==> flow/design.v <==
module memory_controller( CLK_48MHZ,RESET,SRAM_STATUS,READ_CMD, GEIG_DATA, MAG_DATA
,READ_ADDRESS,READ_CHIP_SELECT,WRITE_ADDRESS,WRITE_CHIP_SELECT
,NEXT_READ,NEXT_WRITE,DATA_OUT,ADDRESS_OUT,CHIP_SELECT,CMD_OUT);
input CLK_48MHZ,RESET,SRAM_STATUS, READ_CMD;
input [79:0] GEIG_DATA;
input [79:0] MAG_DATA;
output [17:0] READ_ADDRESS;
output READ_CHIP_SELECT;
output [17:0] WRITE_ADDRESS;
output WRITE_CHIP_SELECT;
output NEXT_READ, NEXT_WRITE;
output [15:0] DATA_OUT;
output [17:0] ADDRESS_OUT;
output CHIP_SELECT;
output [1:0] CMD_OUT;
reg [79:0] geig_prev;
reg [79:0] geig_buffer;
parameter new_geig_cmd =2'b01;
parameter num_geig_cycles = 5;
reg [79:0] mag_prev;
reg [79:0] mag_buffer;
parameter new_mag_cmd =2'b10;
parameter num_mag_cycles = 5;
reg [79:0] data_buffer;
reg read_prev;
parameter new_read_cmd = 2'b11;
reg [7:0] schedule;
reg [2:0] num_cycles;
reg [2:0] write_count;
reg busy_hold;
reg next_write;
reg next_read;
reg [17:0] address_out;
reg chip_select;
reg [15:0] data_out;
reg [1:0] cmd_out;
assign NEXT_WRITE = next_write;
assign NEXT_READ = next_read;
assign CMD_OUT = cmd_out;
assign ADDRESS_OUT=address_out;
assign CHIP_SELECT=chip_select;
assign DATA_OUT = data_out;
reg [17:0] r_address;
reg r_chip_select;
reg [17:0] w_address;
reg w_chip_select;
assign READ_ADDRESS = r_address;
assign READ_CHIP_SELECT = r_chip_select;
assign WRITE_ADDRESS = w_address;
assign WRITE_CHIP_SELECT = w_chip_select;
always @(posedge CLK_48MHZ or negedge RESET)
begin
if (RESET==1'b0) begin
    schedule = 8'b00000000;
    busy_hold = 1'b0;
    write_count=4'b0000;
    next_write<=0;
    next_read<=0;
    cmd_out<=2'b00;
    num_cycles=0;
    address_out<=17'b0;
    chip_select<=1'b0;
    data_out<=0;
    mag_prev=80'b0;
    geig_prev=80'b0;
    geig_buffer=80'b0;
    mag_buffer=80'b0;
    data_buffer=80'b0;
    read_prev=1'b0;
    r_address<=18'b0;
    r_chip_select<=1'b0;
    w_address<=18'b0;
    w_chip_select<=1'b0;
end else begin
if (schedule[1:0] ==2'b00) begin
    schedule=schedule>>2;
end
if (geig_prev!=GEIG_DATA) begin
    geig_buffer = GEIG_DATA;
    geig_prev = GEIG_DATA;
    if (schedule[1:0] == 2'b00) begin
        schedule[1:0] = new_geig_cmd;
    end else if (schedule[3:2] ==2'b00) begin
        schedule[3:2] = new_geig_cmd;
    end else if (schedule[5:4] == 2'b00) begin
        schedule[5:4] = new_geig_cmd;
    end else begin
        schedule[7:6] = new_geig_cmd;
    end
end else begin
    geig_prev= GEIG_DATA;
end
if (mag_prev!=MAG_DATA) begin
    mag_buffer = MAG_DATA;
    mag_prev = MAG_DATA;
    if (schedule[1:0] == 2'b00) begin
        schedule[1:0] = new_mag_cmd;
    end else if (schedule[3:2] ==2'b00) begin
        schedule[3:2] = new_mag_cmd;
    end else if (schedule[5:4] == 2'b00) begin
        schedule[5:4] = new_mag_cmd;
    end else begin
        schedule[7:6] = new_mag_cmd;
    end
end else begin
    mag_prev=MAG_DATA;
end
if ((READ_CMD ==1'b1) && (read_prev ==1'b0) && (RESET==1'b1))begin
    read_prev=READ_CMD;
    if (schedule[1:0] == 2'b00) begin
        schedule[1:0] = new_read_cmd;
    end else if (schedule[3:2] ==2'b00) begin
        schedule[3:2] = new_read_cmd;
    end else if (schedule[5:4] == 2'b00) begin
        schedule[5:4] = new_read_cmd;
    end else begin
        schedule[7:6] = new_read_cmd;
    end
end else begin
    read_prev = READ_CMD;
end
if (((schedule[1:0] == new_geig_cmd) || (schedule[1:0] == new_mag_cmd)) && (RESET==1'b1)) begin
    if ((schedule[1:0] == new_geig_cmd) && (write_count==0)) begin
        num_cycles=num_geig_cycles;
        data_buffer[79:0] = geig_buffer;
    end else if ((schedule[1:0] == new_mag_cmd) && (write_count==0)) begin
        num_cycles = num_mag_cycles;
        data_buffer[79:0]=mag_buffer;
    end
    if (write_count<num_cycles) begin
        if ((busy_hold==1) && (SRAM_STATUS==1)) begin
            cmd_out<=2'b00;
        end
        if ((busy_hold==1'b1)&&(SRAM_STATUS==1'b0)) begin
            next_write<=1'b1;
            if (next_write==1'b0) begin
                if (w_address == 18'b111111111111111111) begin
                    w_address <= 18'b000000000000000000;
                    w_chip_select <= !w_chip_select;
                end else begin
                    w_address <= w_address+1;
                end
            end
            data_buffer = data_buffer >>16;
            busy_hold=1'b0;
            write_count=write_count+1;
        end else if ((SRAM_STATUS==1'b0) && (busy_hold==0)) begin
            next_write<=1'b0;
            cmd_out<=2'b10;
            address_out<=WRITE_ADDRESS;
            chip_select<=WRITE_CHIP_SELECT;
            data_out<=data_buffer[15:0];
            busy_hold=1'b1;
        end
    end else if (write_count==num_cycles) begin
        write_count=0;
        schedule=schedule>>2;
    end
end else if ((schedule[1:0]==new_read_cmd) && (RESET==1'b1)) begin
    if (READ_ADDRESS == WRITE_ADDRESS) begin 
        schedule=schedule>>2;
    end else begin
        if ((SRAM_STATUS==1'b1) && (busy_hold==1)) begin
            cmd_out<=2'b00;
        end    
        if ((SRAM_STATUS==1'b0) && (busy_hold==1)) begin
            next_read<=1'b1;
            if (next_read==1'b0) begin
                if (r_address == 18'b111111111111111111) begin
                    r_address <= 18'b000000000000000000;
                    r_chip_select <= !r_chip_select;
                end else begin
                    r_address <= r_address+1;
                end
            end
            busy_hold=0;
            schedule=schedule>>2;
        end else if ((SRAM_STATUS==1'b0) && (busy_hold==0)) begin
            next_read<=1'b0;
            cmd_out<=2'b01;
            address_out<=READ_ADDRESS;
            chip_select<=READ_CHIP_SELECT;
            busy_hold=1'b1;
        end
    end
end
end  
end
endmodule
module sram_interface(CLK_48MHZ,RESET,ADDRESS_IN,DATA_IN,CMD_IN, CHIP_SELECT,
SRAM_D_IN, SRAM_D_OUT, SRAM_D_OE,
SRAM_A0,SRAM_A1,SRAM_A2,SRAM_A3,SRAM_A4,SRAM_A5,SRAM_A6,SRAM_A7,SRAM_A8,SRAM_A9,SRAM_A10,SRAM_A11,
SRAM_A12,SRAM_A13, SRAM_A14, SRAM_A15, SRAM_A16, SRAM_A17,
SRAM_SRBS0,SRAM_SRBS1,SRAM_SRBS2,SRAM_SRBS3,SRAM_CE,SRAM_WE,SRAM_OE,
STATUS,DATA_READ);
input CLK_48MHZ, RESET;
input [17:0] ADDRESS_IN;
input CHIP_SELECT;
input [15:0] DATA_IN;
input [1:0] CMD_IN;
output SRAM_A0,SRAM_A1,SRAM_A2,SRAM_A3,SRAM_A4,SRAM_A5,SRAM_A6,SRAM_A7,SRAM_A8,SRAM_A9,SRAM_A10,SRAM_A11,
SRAM_A12, SRAM_A13, SRAM_A14, SRAM_A15, SRAM_A16, SRAM_A17;
output SRAM_SRBS0,SRAM_SRBS1,SRAM_SRBS2,SRAM_SRBS3,SRAM_CE,SRAM_WE,SRAM_OE;
output STATUS;
output [15:0] DATA_READ;
input [31:0] SRAM_D_IN;
output [15:0] SRAM_D_OUT;
output SRAM_D_OE;
wire SRAM_D0,SRAM_D1,SRAM_D2,SRAM_D3,SRAM_D4,SRAM_D5,SRAM_D6,SRAM_D7,SRAM_D8,SRAM_D9,SRAM_D10,SRAM_D11,
SRAM_D12,SRAM_D13,SRAM_D14,SRAM_D15,SRAM_D16,SRAM_D17,SRAM_D18,SRAM_D19,SRAM_D20,SRAM_D21,SRAM_D22,SRAM_D23,
SRAM_D24,SRAM_D25,SRAM_D26,SRAM_D27,SRAM_D28,SRAM_D29,SRAM_D30,SRAM_D31;
assign {SRAM_D31,SRAM_D30,SRAM_D29,SRAM_D28,SRAM_D27,SRAM_D26,SRAM_D25,SRAM_D24,
        SRAM_D23,SRAM_D22,SRAM_D21,SRAM_D20,SRAM_D19,SRAM_D18,SRAM_D17,SRAM_D16,
        SRAM_D15,SRAM_D14,SRAM_D13,SRAM_D12,SRAM_D11,SRAM_D10,SRAM_D9,SRAM_D8,
        SRAM_D7,SRAM_D6,SRAM_D5,SRAM_D4,SRAM_D3,SRAM_D2,SRAM_D1,SRAM_D0} = SRAM_D_IN;
reg [15:0] dout;     
reg [15:0] dread;    
reg [17:0] address;  
reg ce,we,oe,srbs0,srbs1,srbs2,srbs3;    
reg weVAL;                   
reg busy;                    
reg write_cycle;             
reg [3:0] write_counter;     
reg read_cycle;              
reg [3:0] read_counter;      
assign SRAM_A0 = address[0];
assign SRAM_A1 = address[1];
assign SRAM_A2 = address[2];
assign SRAM_A3 = address[3];
assign SRAM_A4 = address[4];
assign SRAM_A5 = address[5];
assign SRAM_A6 = address[6];
assign SRAM_A7 = address[7];
assign SRAM_A8 = address[8];
assign SRAM_A9 = address[9];
assign SRAM_A10 = address[10];
assign SRAM_A11 = address[11];
assign SRAM_A12 = address[12];
assign SRAM_A13 = address[13];
assign SRAM_A14 = address[14];
assign SRAM_A15 = address[15];
assign SRAM_A16 = address[16];
assign SRAM_A17 = address[17];
assign SRAM_D_OUT = dout;
assign SRAM_D_OE = weVAL;
assign DATA_READ[0] = dread[0];
assign DATA_READ[1] = dread[1];
assign DATA_READ[2] = dread[2];
assign DATA_READ[3] = dread[3];
assign DATA_READ[4] = dread[4];
assign DATA_READ[5] = dread[5];
assign DATA_READ[6] = dread[6];
assign DATA_READ[7] = dread[7];
assign DATA_READ[8] = dread[8];
assign DATA_READ[9] = dread[9];
assign DATA_READ[10] = dread[10];
assign DATA_READ[11] = dread[11];
assign DATA_READ[12] = dread[12];
assign DATA_READ[13] = dread[13];
assign DATA_READ[14] = dread[14];
assign DATA_READ[15] = dread[15];
assign SRAM_CE = ce;
assign SRAM_WE = we;
assign SRAM_OE = oe;
assign SRAM_SRBS0 = srbs0;
assign SRAM_SRBS1 = srbs1;
assign SRAM_SRBS2 = srbs2;
assign SRAM_SRBS3 = srbs3;
assign STATUS=busy;
always @(negedge CLK_48MHZ or negedge RESET)
begin
if (RESET==1'b0) begin
    dout = 16'b0;
    dread <= 16'b0;
    address = 18'b0;
    ce = 1'b0;
    we = 1'b1;
    oe = 1'b1;
    srbs0 = 1'b1;
    srbs1 = 1'b1;
    srbs2 = 1'b1;
    srbs3 = 1'b1;
    weVAL = 1'b0;
    write_cycle =1'b0;
    write_counter = 4'b0;
    read_counter = 4'b0;
    read_cycle = 1'b0;
    busy = 1'b0;
end else begin
    if (busy==0) begin
        if (CMD_IN==2) begin
            write_cycle=1;
        end else if (CMD_IN==1) begin
            read_cycle=1;
        end
    end
    if (write_cycle==1'b1) begin
        if (write_counter==0) begin
            busy=1'b1;
            address = ADDRESS_IN;
            if (CHIP_SELECT==1'b0) begin
                srbs0=1'b0;
                srbs1=1'b0;
                srbs2=1'b1;
                srbs3=1'b1;
            end else begin
                srbs0=1'b1;
                srbs1=1'b1;
                srbs2=1'b0;
                srbs3=1'b0;
            end
            oe=1'b1;
            we=1'b0;
            ce=1'b0;
            weVAL=1'b1;
            dout=DATA_IN;
            write_counter=write_counter+1;
        end else if (write_counter==1) begin
            srbs0=1'b1;
            srbs1=1'b1;
            srbs2=1'b1;
            srbs3=1'b1;
            oe=1'b1;
            we=1'b1;
            ce=1'b0;
            weVAL=1'b0;
            write_counter=0;
            write_cycle=1'b0;
            busy=1'b0;
        end
    end  
    if (read_cycle==1'b1) begin
        if (read_counter==0) begin
            busy=1'b1;
            address = ADDRESS_IN;  
            ce=1'b0;
            oe=1'b0;
            we=1'b1;
            if (CHIP_SELECT==1'b0) begin
                srbs0=1'b0;
                srbs1=1'b0;
                srbs2=1'b1;
                srbs3=1'b1;
            end else begin
                srbs0=1'b1;
                srbs1=1'b1;
                srbs2=1'b0;
                srbs3=1'b0;
            end
            read_counter=read_counter+1;
        end else if (read_counter==1) begin
            if (CHIP_SELECT==1'b0) begin
                dread[0]<=SRAM_D0;
                dread[1]<=SRAM_D1;
                dread[2]<=SRAM_D2;
                dread[3]<=SRAM_D3;
                dread[4]<=SRAM_D4;
                dread[5]<=SRAM_D5;
                dread[6]<=SRAM_D6;
                dread[7]<=SRAM_D7;
                dread[8]<=SRAM_D8;
                dread[9]<=SRAM_D9;
                dread[10]<=SRAM_D10;
                dread[11]<=SRAM_D11;
                dread[12]<=SRAM_D12;
                dread[13]<=SRAM_D13;
                dread[14]<=SRAM_D14;
                dread[15]<=SRAM_D15;
            end else begin
                dread[0]<=SRAM_D16;
                dread[1]<=SRAM_D17;
                dread[2]<=SRAM_D18;
                dread[3]<=SRAM_D19;
                dread[4]<=SRAM_D20;
                dread[5]<=SRAM_D21;
                dread[6]<=SRAM_D22;
                dread[7]<=SRAM_D23;
                dread[8]<=SRAM_D24;
                dread[9]<=SRAM_D25;
                dread[10]<=SRAM_D26;
                dread[11]<=SRAM_D27;
                dread[12]<=SRAM_D28;
                dread[13]<=SRAM_D29;
                dread[14]<=SRAM_D30;
                dread[15]<=SRAM_D31;
            end
            read_counter=read_counter+1;
        end else if (read_counter == 2) begin
            oe=1'b1;
            we=1'b1;
            srbs0=1'b1;
            srbs1=1'b1;
            srbs2=1'b1;
            srbs3=1'b1;
            ce=1'b0;
            read_cycle=1'b0;
            read_counter=0;
            busy=1'b0;
        end
    end  
end  
end  
endmodule
module sram_logger(
    input         CLK_48MHZ,
    input         RESET,           
    input         READ_CMD,
    input  [79:0] GEIG_DATA,
    input  [79:0] MAG_DATA,
    input  [31:0] SRAM_D_IN,
    output [17:0] SRAM_A,
    output [3:0]  SRAM_SRBS,
    output        SRAM_CE,
    output        SRAM_WE,
    output        SRAM_OE,
    output [15:0] SRAM_D_OUT,
    output        SRAM_D_OE,
    output [15:0] DATA_READ,
    output [17:0] W_ADDRESS,
    output        W_CHIP_SELECT,
    output [17:0] R_ADDRESS,
    output        R_CHIP_SELECT
);
wire        sram_status;
wire        chip_select;
wire [15:0] data_out;
wire [17:0] address_out;
wire [1:0]  cmd_out;
memory_controller memory_controller_0(
    .CLK_48MHZ         ( CLK_48MHZ ),
    .RESET             ( RESET ),
    .SRAM_STATUS       ( sram_status ),
    .READ_CMD          ( READ_CMD ),
    .GEIG_DATA         ( GEIG_DATA ),
    .MAG_DATA          ( MAG_DATA ),
    .READ_ADDRESS      ( R_ADDRESS ),
    .READ_CHIP_SELECT  ( R_CHIP_SELECT ),
    .WRITE_ADDRESS     ( W_ADDRESS ),
    .WRITE_CHIP_SELECT ( W_CHIP_SELECT ),
    .NEXT_READ         ( ),
    .NEXT_WRITE        ( ),
    .DATA_OUT          ( data_out ),
    .ADDRESS_OUT       ( address_out ),
    .CHIP_SELECT       ( chip_select ),
    .CMD_OUT           ( cmd_out )
);
sram_interface sram_interface_0(
    .CLK_48MHZ   ( CLK_48MHZ ),
    .RESET       ( RESET ),
    .ADDRESS_IN  ( address_out ),
    .DATA_IN     ( data_out ),
    .CMD_IN      ( cmd_out ),
    .CHIP_SELECT ( chip_select ),
    .SRAM_D_IN   ( SRAM_D_IN ),
    .SRAM_D_OUT  ( SRAM_D_OUT ),
    .SRAM_D_OE   ( SRAM_D_OE ),
    .SRAM_A0 ( SRAM_A[0] ),   .SRAM_A1 ( SRAM_A[1] ),   .SRAM_A2 ( SRAM_A[2] ),
    .SRAM_A3 ( SRAM_A[3] ),   .SRAM_A4 ( SRAM_A[4] ),   .SRAM_A5 ( SRAM_A[5] ),
    .SRAM_A6 ( SRAM_A[6] ),   .SRAM_A7 ( SRAM_A[7] ),   .SRAM_A8 ( SRAM_A[8] ),
    .SRAM_A9 ( SRAM_A[9] ),   .SRAM_A10 ( SRAM_A[10] ), .SRAM_A11 ( SRAM_A[11] ),
    .SRAM_A12 ( SRAM_A[12] ), .SRAM_A13 ( SRAM_A[13] ), .SRAM_A14 ( SRAM_A[14] ),
    .SRAM_A15 ( SRAM_A[15] ), .SRAM_A16 ( SRAM_A[16] ), .SRAM_A17 ( SRAM_A[17] ),
    .SRAM_SRBS0 ( SRAM_SRBS[0] ), .SRAM_SRBS1 ( SRAM_SRBS[1] ),
    .SRAM_SRBS2 ( SRAM_SRBS[2] ), .SRAM_SRBS3 ( SRAM_SRBS[3] ),
    .SRAM_CE ( SRAM_CE ),
    .SRAM_WE ( SRAM_WE ),
    .SRAM_OE ( SRAM_OE ),
    .STATUS  ( sram_status ),
    .DATA_READ ( DATA_READ )
);
endmodule
Wiki page: sram_logger / tool data

Reports on sram_logger
Module sram_logger before and after one edit of its RTL, step after step.
"unedited" refers to lines of the RTL above, "edited" to lines of the edited file.
"difference" is "edited" less "unedited", of the values as shown; "relative change" is that difference over "unedited", in percent.
Operators: Yosys type, input widths -> output width; for muxes data width and select width s.
Library cell names are shortened.
The mark -- stands for no value.

inputs
  top = sram_logger
  clock = CLK_48MHZ
  cell library = sky130hd
  library corner = tt_025C_1v80

Diff
The edit as a unified diff against the file above.
This change comes from a script, not from a designer; no optimisation was intended.

begin of diff
@@ -41,5 +41,5 @@
 assign CHIP_SELECT=chip_select;
 assign DATA_OUT = data_out;
-reg [17:0] r_address;
+reg [18:0] r_address;
 reg r_chip_select;
 reg [17:0] w_address;
end of diff

Word level
Counts by Yosys on the flattened word-level netlist (proc, flatten, opt, wreduce; memories kept). Register bits leave out memories and registers merged into their read ports (data or address). Print and check cells are left out. Cells with the same type and inputs are merged into one.

bit counts
  item                     unedited  edited  difference  relative change (%)
  output and inout bits    96        96      0           0.00
  cells after elaboration  299       299     0           0.00
  input bits               195       195     0           0.00
  register bits            562       563     +1          +0.18

cells by class
  item                              unedited  edited  difference  relative change (%)
  reductions and logical operators  44        44      0           0.00
  add/subtract/negate cells         5         5       0           0.00
  eq/ne operators                   17        17      0           0.00
  magnitude comparators             1         1       0           0.00
  bitwise logic cells               9         9       0           0.00
  mux-type cells                    172       172     0           0.00

operators with widths
  operator               unedited  edited  difference  relative change (%)
  $mux 18                14        13      -1          -7.14
  $add 18x1->18 const B  2         1       -1          -50.00
  $eq 18x18->1 const B   2         1       -1          -50.00
  $add 19x1->19 const B  0         1       +1          --
  $eq 19x18->1 const B   0         1       +1          --
  $mux 19                0         1       +1          --
  $mux 1                 104       104     0           0.00
  $mux 2                 21        21      0           0.00
  $logic_not 2->1        10        10      0           0.00
  $mux 8                 10        10      0           0.00
  $logic_and 1x1->1      9         9       0           0.00
  $not 1->1              9         9       0           0.00
  $mux 4                 8         8       0           0.00
  $mux 3                 6         6       0           0.00
  $mux 80                6         6       0           0.00
  $reduce_and 3->1       4         4       0           0.00
  $reduce_bool 2->1      4         4       0           0.00
  $eq 2x2->1 const B     3         3       0           0.00
  $mux 6                 3         3       0           0.00
  $reduce_and 2->1       3         3       0           0.00
  $reduce_and 4->1       3         3       0           0.00
  $reduce_and 5->1       3         3       0           0.00
  $add 4x1->4 const B    2         2       0           0.00
  $eq 2x1->1 const B     2         2       0           0.00
  $eq 4x1->1 const B     2         2       0           0.00
  $logic_not 1->1        2         2       0           0.00
  $logic_not 4->1        2         2       0           0.00
  $ne 2x2->1 const B     2         2       0           0.00

Not every row of either side is listed.

Logic depth
Longest topological path by Yosys (ltp), each cell counted once; first at word level (registers and memories cut), then after technology mapping (sequential cells cut; the memories' decode and read muxes count).

depth
  item                           unedited  edited  difference  relative change (%)
  depth after elaboration        26        26      0           0.00
  ABC_AREA                       0         0       --          --
  gate-level depth with buffers  26        26      0           0.00
  depth with buffers taken out   21        22      +1          +4.76

Netlist
Source: synth_stat.txt of the flow (Yosys; design flattened, memories mapped). It holds for the ABC_AREA given above (unset counts as 0); a run with the other value may have another netlist.

synthesis totals
  item                             unedited  edited    difference  relative change (%)
  area of sequential cells (um^2)  14,020.9  14,046.0  +25.1       +0.18
  buffer cells                     178       156       -22         -12.36
  chip area (Yosys) (um^2)         25,354.3  24,622.4  -731.9      -2.89
  flip-flop cells                  560       561       +1          +0.18
  mapped cells                     2,416     2,218     -198        -8.20

cells by type
  cell type  unedited  edited  difference  relative change (%)
  nand2_1    444       280     -164        -36.94
  mux2_2     24        143     +119        +495.83
  nor2_1     59        169     +110        +186.44
  xor2_1     16        110     +94         +587.50
  xnor2_1    188       98      -90         -47.87
  a31oi_1    80        1       -79         -98.75
  o22ai_1    53        4       -49         -92.45
  o211ai_1   18        64      +46         +255.56
  a21boi_0   42        1       -41         -97.62
  a221o_1    34        0       -34         -100.00
  o32ai_1    34        0       -34         -100.00
  inv_1      74        41      -33         -44.59
  a21o_1     4         33      +29         +725.00
  mux2i_1    89        61      -28         -31.46
  clkbuf_1   114       90      -24         -21.05
  a21boi_1   23        0       -23         -100.00
  o21a_1     4         21      +17         +425.00
  nand4_1    50        35      -15         -30.00

Not every row of either side is listed.
By module: a second synthesis without flattening, with its own total; a netlist apart from the flattened one above.

second synthesis, totals
  item                                 unedited  edited    difference  relative change (%)
  cells (unflattened synthesis)        2,255     2,340     +85         +3.77
  area (unflattened synthesis) (um^2)  25,020.2  25,722.2  +702.0      +2.81

Each row is one instance without its submodules.

by module, unedited
  module             sequential area (um^2)  area (um^2)  instances  cells
  memory_controller  12,286.8                21,972.3     1          1,993
  sram_interface     1,734.2                 3,047.9      1          262
  sram_logger        0.0                     0.0          1          0

by module, edited
  module             sequential area (um^2)  area (um^2)  instances  cells
  memory_controller  12,311.8                22,674.2     1          2,078
  sram_interface     1,734.2                 3,047.9      1          262
  sram_logger        0.0                     0.0          1          0

Measured runs
Both versions went through the flow (Yosys, OpenROAD) with the same settings in each pair. Constraints: input delay and output delay 20% of the set period each, output load 0.01 pF.

flow settings, pair A
  CORE_UTILIZATION = 40
  period_ns = 8.69
  CAP_MARGIN = 20
  CORE_MARGIN = 2
  SLEW_MARGIN = 20

final reports, pair A
  item                                                      unedited  edited    difference  relative change (%)
  total power of the final layout (µW)                      5,701     6,110     +409        +7.17
  total negative slack (ns)                                 0.000     0.000     0.000       --
  area of the standard cells in the finished layout (um^2)  30,829.6  30,332.8  -496.8      -1.61
  synthesis area (um^2)                                     25,354.3  24,622.4  -731.9      -2.89
  worst setup slack after layout (ns)                       0.876     0.878     +0.002      --
  worst hold slack in the final report (ns)                 0.327     0.331     +0.004      --
  die area (um^2)                                           65,415.7  63,556.9  -1,858.8    -2.84

flow settings, pair B
  CELL_PAD_IN_SITES_GLOBAL_PLACEMENT = 1
  CORE_UTILIZATION = 57
  GPL_ROUTABILITY_DRIVEN = 1
  MAX_ROUTING_LAYER = met4
  MIN_ROUTING_LAYER = met2
  PLACE_DENSITY_LB_ADDON = 0.2
  SETUP_SLACK_MARGIN = 0.67
  TNS_END_PERCENT = 40
  period_ns = 10.2
  CAP_MARGIN = 20
  CORE_MARGIN = 2
  SLEW_MARGIN = 20

final reports, pair B
  item                                                      unedited  edited    difference  relative change (%)
  total power of the final layout (µW)                      4,804     4,798     -6          -0.12
  total negative slack (ns)                                 0.000     0.000     0.000       --
  area of the standard cells in the finished layout (um^2)  30,415.4  29,565.9  -849.5      -2.79
  synthesis area (um^2)                                     25,354.3  24,622.4  -731.9      -2.89
  worst setup slack after layout (ns)                       1.355     1.326     -0.029      --
  worst hold slack in the final report (ns)                 0.330     0.328     -0.002      --
  die area (um^2)                                           46,184.2  44,876.2  -1,308.0    -2.83

"total power of the final layout": no workload was simulated; the value follows from the tool's default switching activity.
